==> flow/design.v <==
`timescale 1ns/1ps
module s_axil_register # (
    parameter   S_AXI_ADDR_WIDTH = 6,
                S_AXI_DATA_WIDTH = 32
)
(   
    input                                   ACLK    ,
    input                                   ARESET  ,
    input   [S_AXI_ADDR_WIDTH-1 : 0]        AWADDR  ,
    input                                   AWVALID ,
    output                                  AWREADY ,
    input   [S_AXI_DATA_WIDTH-1 : 0]        WDATA   ,
    input                                   WVALID  ,
    output                                  WREADY  ,
    input   [S_AXI_DATA_WIDTH/8-1 : 0]      WSTRB   ,
    output  [1 : 0]                         BRESP   ,
    output                                  BVALID  ,
    input                                   BREADY  ,
    input   [S_AXI_ADDR_WIDTH-1 : 0]        ARADDR  ,
    input                                   ARVALID ,
    output                                  ARREADY ,
    output  [S_AXI_DATA_WIDTH-1 : 0]        RDATA   ,
    output  [1 : 0]                         RRESP   ,
    output                                  RVALID  ,
    input                                   RREADY
);  
    localparam  ADDR_REG_0 = 'h00, ADDR_REG_8 = 'h20,
                ADDR_REG_1 = 'h04, ADDR_REG_9 = 'h24,
                ADDR_REG_2 = 'h08, ADDR_REG_A = 'h28,
                ADDR_REG_3 = 'h0C, ADDR_REG_B = 'h2C,
                ADDR_REG_4 = 'h10, ADDR_REG_C = 'h30,
                ADDR_REG_5 = 'h14, ADDR_REG_D = 'h34,
                ADDR_REG_6 = 'h18, ADDR_REG_E = 'h38,
                ADDR_REG_7 = 'h1C, ADDR_REG_F = 'h3C;
    reg     [S_AXI_DATA_WIDTH-1 : 0]    registers [0 : 15];
    localparam  ST_AW_IDLE = 2'd0,       
                ST_AW_PREP = 2'd1,       
                ST_AW_WAIT = 2'd2,       
                ST_AW_DONE = 2'd3;       
    reg     [1 : 0]                     aw_state, aw_next;   
    reg     [S_AXI_ADDR_WIDTH-1 : 0]    aw_reg;              
    wire                                aw_hs;               
    reg                                 aw_hs_flag;          
    wire                                aw_w_hs_flag;        
    always @ (posedge ACLK) begin
        if (ARESET)     aw_state <= ST_AW_IDLE;
        else            aw_state <= aw_next;
    end
    always @ (*) begin
        aw_next = aw_state;
        case (aw_state)
            ST_AW_IDLE : if (AWVALID)       aw_next = ST_AW_PREP; 
                         else               aw_next = ST_AW_IDLE;
            ST_AW_PREP :                    aw_next = ST_AW_WAIT;
            ST_AW_WAIT : if (aw_w_hs_flag)  aw_next = ST_AW_DONE;
                         else               aw_next = ST_AW_WAIT;
            ST_AW_DONE :                    aw_next = ST_AW_IDLE;
            default    :                    aw_next = ST_AW_IDLE;
        endcase
    end
    assign aw_hs   = (AWVALID & AWREADY);        
    assign AWREADY = (aw_state == ST_AW_IDLE);   
    always @ (posedge ACLK) begin
        if      (ARESET)        aw_reg <= 'h0;
        else if (aw_hs)         aw_reg <= AWADDR;
    end
    always @ (posedge ACLK) begin
        if      (ARESET)                    aw_hs_flag <= 1'b0;
        else if (aw_hs)                     aw_hs_flag <= 1'b1;
        else if (aw_state == ST_AW_DONE)    aw_hs_flag <= 1'b0;
    end
    localparam  ST_W_IDLE = 3'd0,    
                ST_W_PREP = 3'd1,    
                ST_W_WAIT = 3'd2,    
                ST_W_RESP = 3'd3,    
                ST_W_DONE = 3'd4;    
    reg     [2 : 0]                     w_state, w_next;     
    reg     [S_AXI_DATA_WIDTH-1 : 0]    w_reg;               
    wire    [S_AXI_DATA_WIDTH-1 : 0]    w_mask;              
    reg     [S_AXI_DATA_WIDTH-1 : 0]    w_mask_reg;          
    wire                                w_hs;                
    reg                                 w_hs_flag;           
    always @ (posedge ACLK) begin
        if (ARESET)     w_state <= ST_W_IDLE;
        else            w_state <= w_next;
    end
    always @ (*) begin
        w_next = w_state;
        case (w_state)
            ST_W_IDLE : if (WVALID)         w_next = ST_W_PREP;
                        else                w_next = ST_W_IDLE;
            ST_W_PREP :                     w_next = ST_W_WAIT;
            ST_W_WAIT : if (aw_w_hs_flag)   w_next = ST_W_RESP;
                        else                w_next = ST_W_WAIT;
            ST_W_RESP : if (BREADY)         w_next = ST_W_DONE;
                        else                w_next = ST_W_RESP;
            ST_W_DONE :                     w_next = ST_W_IDLE;
            default   :                     w_next = ST_W_IDLE;
        endcase
    end
    assign w_hs   = (WVALID & WREADY);               
    assign WREADY = (w_state == ST_W_IDLE);          
    assign BVALID = (w_state == ST_W_RESP);          
    assign BRESP  = 2'b00;                           
    assign aw_w_hs_flag = aw_hs_flag & w_hs_flag;    
    assign w_mask  = { {8{WSTRB[3]}}, {8{WSTRB[2]}}, {8{WSTRB[1]}}, {8{WSTRB[0]}} };     
    always @ (posedge ACLK) begin
        if      (ARESET)                w_reg <= 'h0;
        else if (w_hs)                  w_reg <= (WDATA & w_mask);
    end
    always @ (posedge ACLK) begin
        if      (ARESET)                w_mask_reg <= 'h0;
        else if (w_hs)                  w_mask_reg <= w_mask;
    end
    always @ (posedge ACLK) begin
        if      (ARESET)                w_hs_flag <= 1'b0;
        else if (w_hs)                  w_hs_flag <= 1'b1;
        else if (w_state == ST_W_RESP)  w_hs_flag <= 1'b0;
    end
    integer i;
    always @ (posedge ACLK) begin
        if (ARESET) begin
            for (i = 0; i < 16; i = i + 1) registers[i] <= 'h0;
        end
        else if (aw_w_hs_flag) begin
            case (aw_reg)
                ADDR_REG_0 : registers[0]  <= w_reg | (registers[0]  & ~w_mask_reg);
                ADDR_REG_1 : registers[1]  <= w_reg | (registers[1]  & ~w_mask_reg);
                ADDR_REG_2 : registers[2]  <= w_reg | (registers[2]  & ~w_mask_reg);
                ADDR_REG_3 : registers[3]  <= w_reg | (registers[3]  & ~w_mask_reg);
                ADDR_REG_4 : registers[4]  <= w_reg | (registers[4]  & ~w_mask_reg);
                ADDR_REG_5 : registers[5]  <= w_reg | (registers[5]  & ~w_mask_reg);
                ADDR_REG_6 : registers[6]  <= w_reg | (registers[6]  & ~w_mask_reg);
                ADDR_REG_7 : registers[7]  <= w_reg | (registers[7]  & ~w_mask_reg);
                ADDR_REG_8 : registers[8]  <= w_reg | (registers[8]  & ~w_mask_reg);
                ADDR_REG_9 : registers[9]  <= w_reg | (registers[9]  & ~w_mask_reg);
                ADDR_REG_A : registers[10] <= w_reg | (registers[10] & ~w_mask_reg);
                ADDR_REG_B : registers[11] <= w_reg | (registers[11] & ~w_mask_reg);
                ADDR_REG_C : registers[12] <= w_reg | (registers[12] & ~w_mask_reg);
                ADDR_REG_D : registers[13] <= w_reg | (registers[13] & ~w_mask_reg);
                ADDR_REG_E : registers[14] <= w_reg | (registers[14] & ~w_mask_reg);
                ADDR_REG_F : registers[15] <= w_reg | (registers[15] & ~w_mask_reg);
            endcase
        end
    end
    localparam  ST_R_IDLE = 2'd0,    
                ST_R_PREP = 2'd1,    
                ST_R_DATA = 2'd2,    
                ST_R_DONE = 2'd3;    
    reg     [1 : 0]                     r_state, r_next;     
    reg     [S_AXI_ADDR_WIDTH-1 : 0]    ar_reg;              
    wire                                ar_hs;               
    reg     [S_AXI_DATA_WIDTH-1 : 0]    r_reg;               
    always @ (posedge ACLK) begin
        if (ARESET)     r_state <= ST_R_IDLE;
        else            r_state <= r_next;
    end
    always @ (*) begin
        r_next = r_state;
        case (r_state)
            ST_R_IDLE : if (ARVALID)    r_next = ST_R_PREP;
                        else            r_next = ST_R_IDLE;
            ST_R_PREP :                 r_next = ST_R_DATA;
            ST_R_DATA : if (RREADY)     r_next = ST_R_DONE;
                        else            r_next = ST_R_DATA;
            ST_R_DONE :                 r_next = ST_R_IDLE;
            default   :                 r_next = ST_R_IDLE;
        endcase
    end
    assign ar_hs   = (ARREADY & ARVALID);        
    assign ARREADY = (r_state == ST_R_IDLE);     
    assign RVALID  = (r_state == ST_R_DATA);     
    assign RRESP   = 2'b00;                      
    assign RDATA   = r_reg;                      
    always @ (posedge ACLK) begin
        if      (ARESET)    ar_reg <= 'h0;
        else if (ar_hs)     ar_reg <= ARADDR;
    end
    always @ (posedge ACLK) begin
        if (ARESET) 
            r_reg <= 'h0;
        else begin
            case (ar_reg)
                ADDR_REG_0 : r_reg <= registers[0];
                ADDR_REG_1 : r_reg <= registers[1];
                ADDR_REG_2 : r_reg <= registers[2];
                ADDR_REG_3 : r_reg <= registers[3];
                ADDR_REG_4 : r_reg <= registers[4];
                ADDR_REG_5 : r_reg <= registers[5];
                ADDR_REG_6 : r_reg <= registers[6];
                ADDR_REG_7 : r_reg <= registers[7];
                ADDR_REG_8 : r_reg <= registers[8];
                ADDR_REG_9 : r_reg <= registers[9];
                ADDR_REG_A : r_reg <= registers[10];
                ADDR_REG_B : r_reg <= registers[11];
                ADDR_REG_C : r_reg <= registers[12];
                ADDR_REG_D : r_reg <= registers[13];
                ADDR_REG_E : r_reg <= registers[14];
                ADDR_REG_F : r_reg <= registers[15];
            endcase
        end
    end
endmodule
Step by step through the tools: s_axil_register --
What the tools print for s_axil_register, step after step. Line numbers count from 1 in the design file above. Operators carry their Yosys type and port widths (W data, S select, Z words). Library cell names are shortened. The mark n/a stands for no value.
Set-up: design top s_axil_register, clock port ACLK, standard-cell library sky130hd, corner tt_025C_1v80

Elaborated design --
Source: Yosys, flattened and elaborated. Widths are those after wreduce. Registers that Yosys merges into a memory's read port (data or address) are not register bits. Print and check cells do not count.
Operators by class: equal/unequal tests 39, multiplexer cells 15, bitwise gates (word level) 38, reduce/logical cells 24
Operator list (count):
- $and A32 B32 Y32 | 17
- $or A32 B32 Y32 | 16
- $pmux W32 S16 | 1
- $eq A6 B6 Y1 const B | 16
- $eq A6 B5 Y1 const B | 8
- $reduce_and A2 Y1 | 16
- $not A32 Y32 | 1
- $eq A6 B4 Y1 const B | 4
- $reduce_bool A16 Y1 | 1
- $pmux W2 S4 | 2
- $eq A6 B3 Y1 const B | 2
- $logic_not A6 Y1 | 2
- $pmux W3 S4 | 1
- $mux W1 | 10
- $eq A2 B2 Y1 const B | 4
- $eq A3 B2 Y1 const B | 2
- $and A1 B1 Y1 | 4
- $eq A2 B1 Y1 const B | 2
- $logic_not A2 Y1 | 2
- $reduce_bool A2 Y1 | 2
- $eq A3 B1 Y1 const B | 1
- $logic_not A3 Y1 | 1
- $mux W3 | 1
Storage and ports: flip-flop bits (word level) 622, cells after elaboration 142

Longest topological paths --
Yosys ltp: most cells in a row. Word level: on the elaborated netlist, between registers, memories and ports. Mapped: between sequential cells and ports; inverters and the memories' decode and read muxes count.
Depth: depth after elaboration 3, ABC_AREA 0, depth in mapped cells 8, depth with buffers taken out 5

After synthesis --
Source: synth_stat.txt of the flow (Yosys; design flattened, memories mapped). It holds for the ABC_AREA given above (unset counts as 0); a run with the other value may have another netlist. Totals and module areas in this step are rounded.
Mapped netlist: mapped cells 2654, synthesis area 0.0241 mm², flip-flops 607, buffer cells 272
Cells by type (count):
- dfxtp_1 | 607
- a22oi_1 | 580
- nor2_1 | 562
- clkbuf_1 | 209
- mux4_2 | 27
- nand2_1 | 151
- mux2i_1 | 45
- a21oi_1 | 74
- nand3_1 | 68
- buf_2 | 45
- a221oi_1 | 18
- and3_1 | 21
- nor3_1 | 22
- mux2_2 | 9
- a22o_1 | 11
- a222oi_1 | 9
- o21ai_0 | 18
- buf_4 | 11
Not listed: further types 46, cells in them 167.

Worst setup path after synthesis --
Path of least setup slack by OpenSTA after synthesis, without wires, with an ideal clock, recovery checks aside; 20% of the period is set as input and as output delay. Where synthesis merged equal registers, the netlist keeps one of their names.
Timing path after synthesis: path kind reg-to-reg, start point register ar_reg[5], end point register r_reg[23], clock period 3.5 ns, data arrival time 1.914 ns, required time 3.412 ns, slack 1.497 ns, path delay 2.002 ns, stages on the path 9, path buffers 3, synthesis period reached 2.003 ns
"path delay" is the arrival time less input delay plus setup time. "stages on the path" counts driving pins, that of a launching flip-flop among them; a cell with two outputs on the path counts twice. "synthesis period reached" is the clock period less the worst setup slack; recovery checks do not enter. This is arithmetic on one report: input and output delays are still those of the set period (20% each). Between the ends stands the longest chain of elaborated cells between them, by number of cells; it is not shown to be the way that was timed. Of several equally long chains one is given. A line is the first line of the expression or statement that the cell stems from. Yosys adds cells for indexed reads and writes and turns some case tables into memories. At most two assigning lines are given for a register; there are more.
On the way, after synthesis: path through dfxtp_1 > buf_6 > or4b_1 > buf_4 > nor3_4 > buf_6 > a22oi_1 > and3_1 > a311oi_2, length of the longest elaborated chain 2, elaborated cells between the ends (all ways) 18, source lines of those cells 1, classes of those cells 15 x eq/ne; 1 x mux; 2 x reduce/logical
Ends and longest elaborated chain, after synthesis:
- from (decl) | RTL line 151 | reg     [S_AXI_ADDR_WIDTH-1 : 0]    ar_reg;
- from (assign) | RTL line 176 | if      (ARESET)    ar_reg <= 'h0;
- from (assign) | RTL line 177 | else if (ar_hs)     ar_reg <= ARADDR;
- $eq A6 B6 Y1 | RTL line 183 | case (ar_reg)
- $pmux W32 S16 | RTL line 183
- to (assign) | RTL line 184 | ADDR_REG_0 : r_reg <= registers[0];
- to (assign) | RTL line 185 | ADDR_REG_1 : r_reg <= registers[1];
- to (decl) | RTL line 153 | reg     [S_AXI_DATA_WIDTH-1 : 0]    r_reg;

Path in the finished layout --
Path of least setup slack in the final report of entry A (OpenROAD, finished layout, wires in). Where an end is a register, its clock arrival counts in the times.
Timing path after layout: path kind reg-to-reg, start point register ar_reg[1], end point register r_reg[0], clock period 1.93 ns, data arrival time 2.71 ns, required time 2.46 ns, slack -0.25 ns, stages on the path 7, path buffers 1
Between the ends stands the longest chain of elaborated cells between them, by number of cells; it is not shown to be the way that was timed. Of several equally long chains one is given. At most two assigning lines are given for a register; there are more.
On the way, after layout: path through dfxtp_4 > or4b_4 > nor2_4 > buf_8 > a22oi_1 > and4_1 > a311oi_1, length of the longest elaborated chain 2, elaborated cells between the ends (all ways) 18, source lines of those cells 1, classes of those cells 15 x eq/ne; 1 x mux; 2 x reduce/logical
Ends and longest elaborated chain, after layout:
- from (decl) | RTL line 151 | reg     [S_AXI_ADDR_WIDTH-1 : 0]    ar_reg;
- from (assign) | RTL line 176 | if      (ARESET)    ar_reg <= 'h0;
- from (assign) | RTL line 177 | else if (ar_hs)     ar_reg <= ARADDR;
- $eq A6 B6 Y1 | RTL line 183 | case (ar_reg)
- $pmux W32 S16 | RTL line 183
- to (assign) | RTL line 184 | ADDR_REG_0 : r_reg <= registers[0];
- to (assign) | RTL line 185 | ADDR_REG_1 : r_reg <= registers[1];
- to (decl) | RTL line 153 | reg     [S_AXI_DATA_WIDTH-1 : 0]    r_reg;

Data sheet: physical implementation of s_axil_register

4 stored runs of s_axil_register in the flow (synthesis by Yosys, layout by OpenROAD, sky130hd cells), in arbitrary order. Constraints: input delay and output delay 20% of the set period each, output load 0.01 pF.
"critical setup path time" is the time allowed to the run's worst setup path (the clock period less input and output delay, where it has them) less its slack. Clock arrival times count: a late capture clock shortens it, a late launch clock lengthens it.
By "power consumption" is meant OpenSTA's value without simulated activity: inputs other than the clock are taken to toggle once in ten clock periods, and the tool carries that through the logic.
Results are given in rounded form.

[entry A] flow files
==> flow/run.sh <==
#!/bin/bash
# the make line also repeats the synthesis and layout settings of config.mk as NAME=value (left out here)
make -C /OpenROAD-flow-scripts/flow DESIGN_CONFIG=/design/flow/config.mk WORK_HOME=/design/flow/orfs CLKGATE_MAP_FILE= finish
==> flow/config.mk <==
export PLATFORM = sky130hd
export DESIGN_NAME = s_axil_register
export DESIGN_NICKNAME = s_axil_register
export VERILOG_FILES = /design/flow/design.v
export SDC_FILE = /design/flow/constraint.sdc
export NUM_CORES = 4
export LEC_CHECK = 0
export CAP_MARGIN = 40
export CORE_MARGIN = 6
export CORE_UTILIZATION = 61
export CTS_CLUSTER_DIAMETER = 154
export PLACE_DENSITY_LB_ADDON = 0.03
export SETUP_SLACK_MARGIN = 0.26
export SLEW_MARGIN = 20
==> flow/constraint.sdc <==
create_clock -name core_clock -period 1.93 [get_ports {ACLK}]
set_input_delay 0.3860 -clock core_clock [delete_from_list [all_inputs] [get_ports {ACLK}]]
set_output_delay 0.3860 -clock core_clock [all_outputs]
set_load 0.01 [all_outputs]

[entry A] result: Yosys chip area after synthesis 0.0241 mm²; area of the die 0.0445 mm²; standard-cell area of the final layout 0.0339 mm²; smallest setup slack -0.250 ns; lowest hold slack 0.309 ns; power consumption 26,800 µW; critical setup path time 2.18 ns; worst path kind reg-to-reg

[entry B] flow files
==> flow/run.sh <==
#!/bin/bash
# the make line also repeats the synthesis and layout settings of config.mk as NAME=value (left out here)
make -C /OpenROAD-flow-scripts/flow DESIGN_CONFIG=/design/flow/config.mk WORK_HOME=/design/flow/orfs CLKGATE_MAP_FILE= finish
==> flow/config.mk <==
export PLATFORM = sky130hd
export DESIGN_NAME = s_axil_register
export DESIGN_NICKNAME = s_axil_register
export VERILOG_FILES = /design/flow/design.v
export SDC_FILE = /design/flow/constraint.sdc
export NUM_CORES = 4
export LEC_CHECK = 0
export CAP_MARGIN = 20
export CORE_MARGIN = 2
export CORE_UTILIZATION = 40
export PLACE_DENSITY = 0.6
export SLEW_MARGIN = 20
==> flow/constraint.sdc <==
create_clock -name core_clock -period 3.5 [get_ports {ACLK}]
set_input_delay 0.7000 -clock core_clock [delete_from_list [all_inputs] [get_ports {ACLK}]]
set_output_delay 0.7000 -clock core_clock [all_outputs]
set_load 0.01 [all_outputs]

[entry B] result: Yosys chip area after synthesis 0.0241 mm²; area of the die 0.0623 mm²; standard-cell area of the final layout 0.028 mm²; smallest setup slack 0.626 ns; lowest hold slack 0.428 ns; power consumption 15,000 µW; critical setup path time 2.87 ns; worst path kind reg-to-reg

[entry C] flow files
==> flow/run.sh <==
#!/bin/bash
# the make line also repeats the synthesis and layout settings of config.mk as NAME=value (left out here)
make -C /OpenROAD-flow-scripts/flow DESIGN_CONFIG=/design/flow/config.mk WORK_HOME=/design/flow/orfs CLKGATE_MAP_FILE= finish
==> flow/config.mk <==
export PLATFORM = sky130hd
export DESIGN_NAME = s_axil_register
export DESIGN_NICKNAME = s_axil_register
export VERILOG_FILES = /design/flow/design.v
export SDC_FILE = /design/flow/constraint.sdc
export NUM_CORES = 4
export LEC_CHECK = 0
export CAP_MARGIN = 20
export CORE_MARGIN = 2
export CORE_UTILIZATION = 39
export PLACE_DENSITY = 0.6
export SLEW_MARGIN = 20
==> flow/constraint.sdc <==
create_clock -name core_clock -period 2.96 [get_ports {ACLK}]
set_input_delay 0.5920 -clock core_clock [delete_from_list [all_inputs] [get_ports {ACLK}]]
set_output_delay 0.5920 -clock core_clock [all_outputs]
set_load 0.01 [all_outputs]

[entry C] result: Yosys chip area after synthesis 0.0241 mm²; area of the die 0.0639 mm²; standard-cell area of the final layout 0.0283 mm²; smallest setup slack 0.283 ns; lowest hold slack 0.333 ns; power consumption 17,600 µW; critical setup path time 2.68 ns; worst path kind reg-to-reg

[entry D] flow files
==> flow/run.sh <==
#!/bin/bash
# the make line also repeats the synthesis and layout settings of config.mk as NAME=value (left out here)
make -C /OpenROAD-flow-scripts/flow DESIGN_CONFIG=/design/flow/config.mk WORK_HOME=/design/flow/orfs CLKGATE_MAP_FILE= finish
==> flow/config.mk <==
export PLATFORM = sky130hd
export DESIGN_NAME = s_axil_register
export DESIGN_NICKNAME = s_axil_register
export VERILOG_FILES = /design/flow/design.v
export SDC_FILE = /design/flow/constraint.sdc
export NUM_CORES = 4
export LEC_CHECK = 0
export CAP_MARGIN = 0
export CELL_PAD_IN_SITES_DETAIL_PLACEMENT = 0
export CORE_MARGIN = 9
export CORE_UTILIZATION = 26
export CTS_CLUSTER_DIAMETER = 260
export CTS_CLUSTER_SIZE = 59
export GPL_TIMING_DRIVEN = 1
export PLACE_DENSITY_LB_ADDON = 0.27
export SETUP_SLACK_MARGIN = 0.79
export SLEW_MARGIN = 20
export TNS_END_PERCENT = 85
==> flow/constraint.sdc <==
create_clock -name core_clock -period 3.32 [get_ports {ACLK}]
set_input_delay 0.6640 -clock core_clock [delete_from_list [all_inputs] [get_ports {ACLK}]]
set_output_delay 0.6640 -clock core_clock [all_outputs]
set_load 0.01 [all_outputs]

[entry D] result: Yosys chip area after synthesis 0.0241 mm²; area of the die 0.104 mm²; standard-cell area of the final layout 0.0274 mm²; smallest setup slack 0.859 ns; lowest hold slack 0.350 ns; power consumption 11,600 µW; critical setup path time 1.80 ns; worst path kind reg-to-output
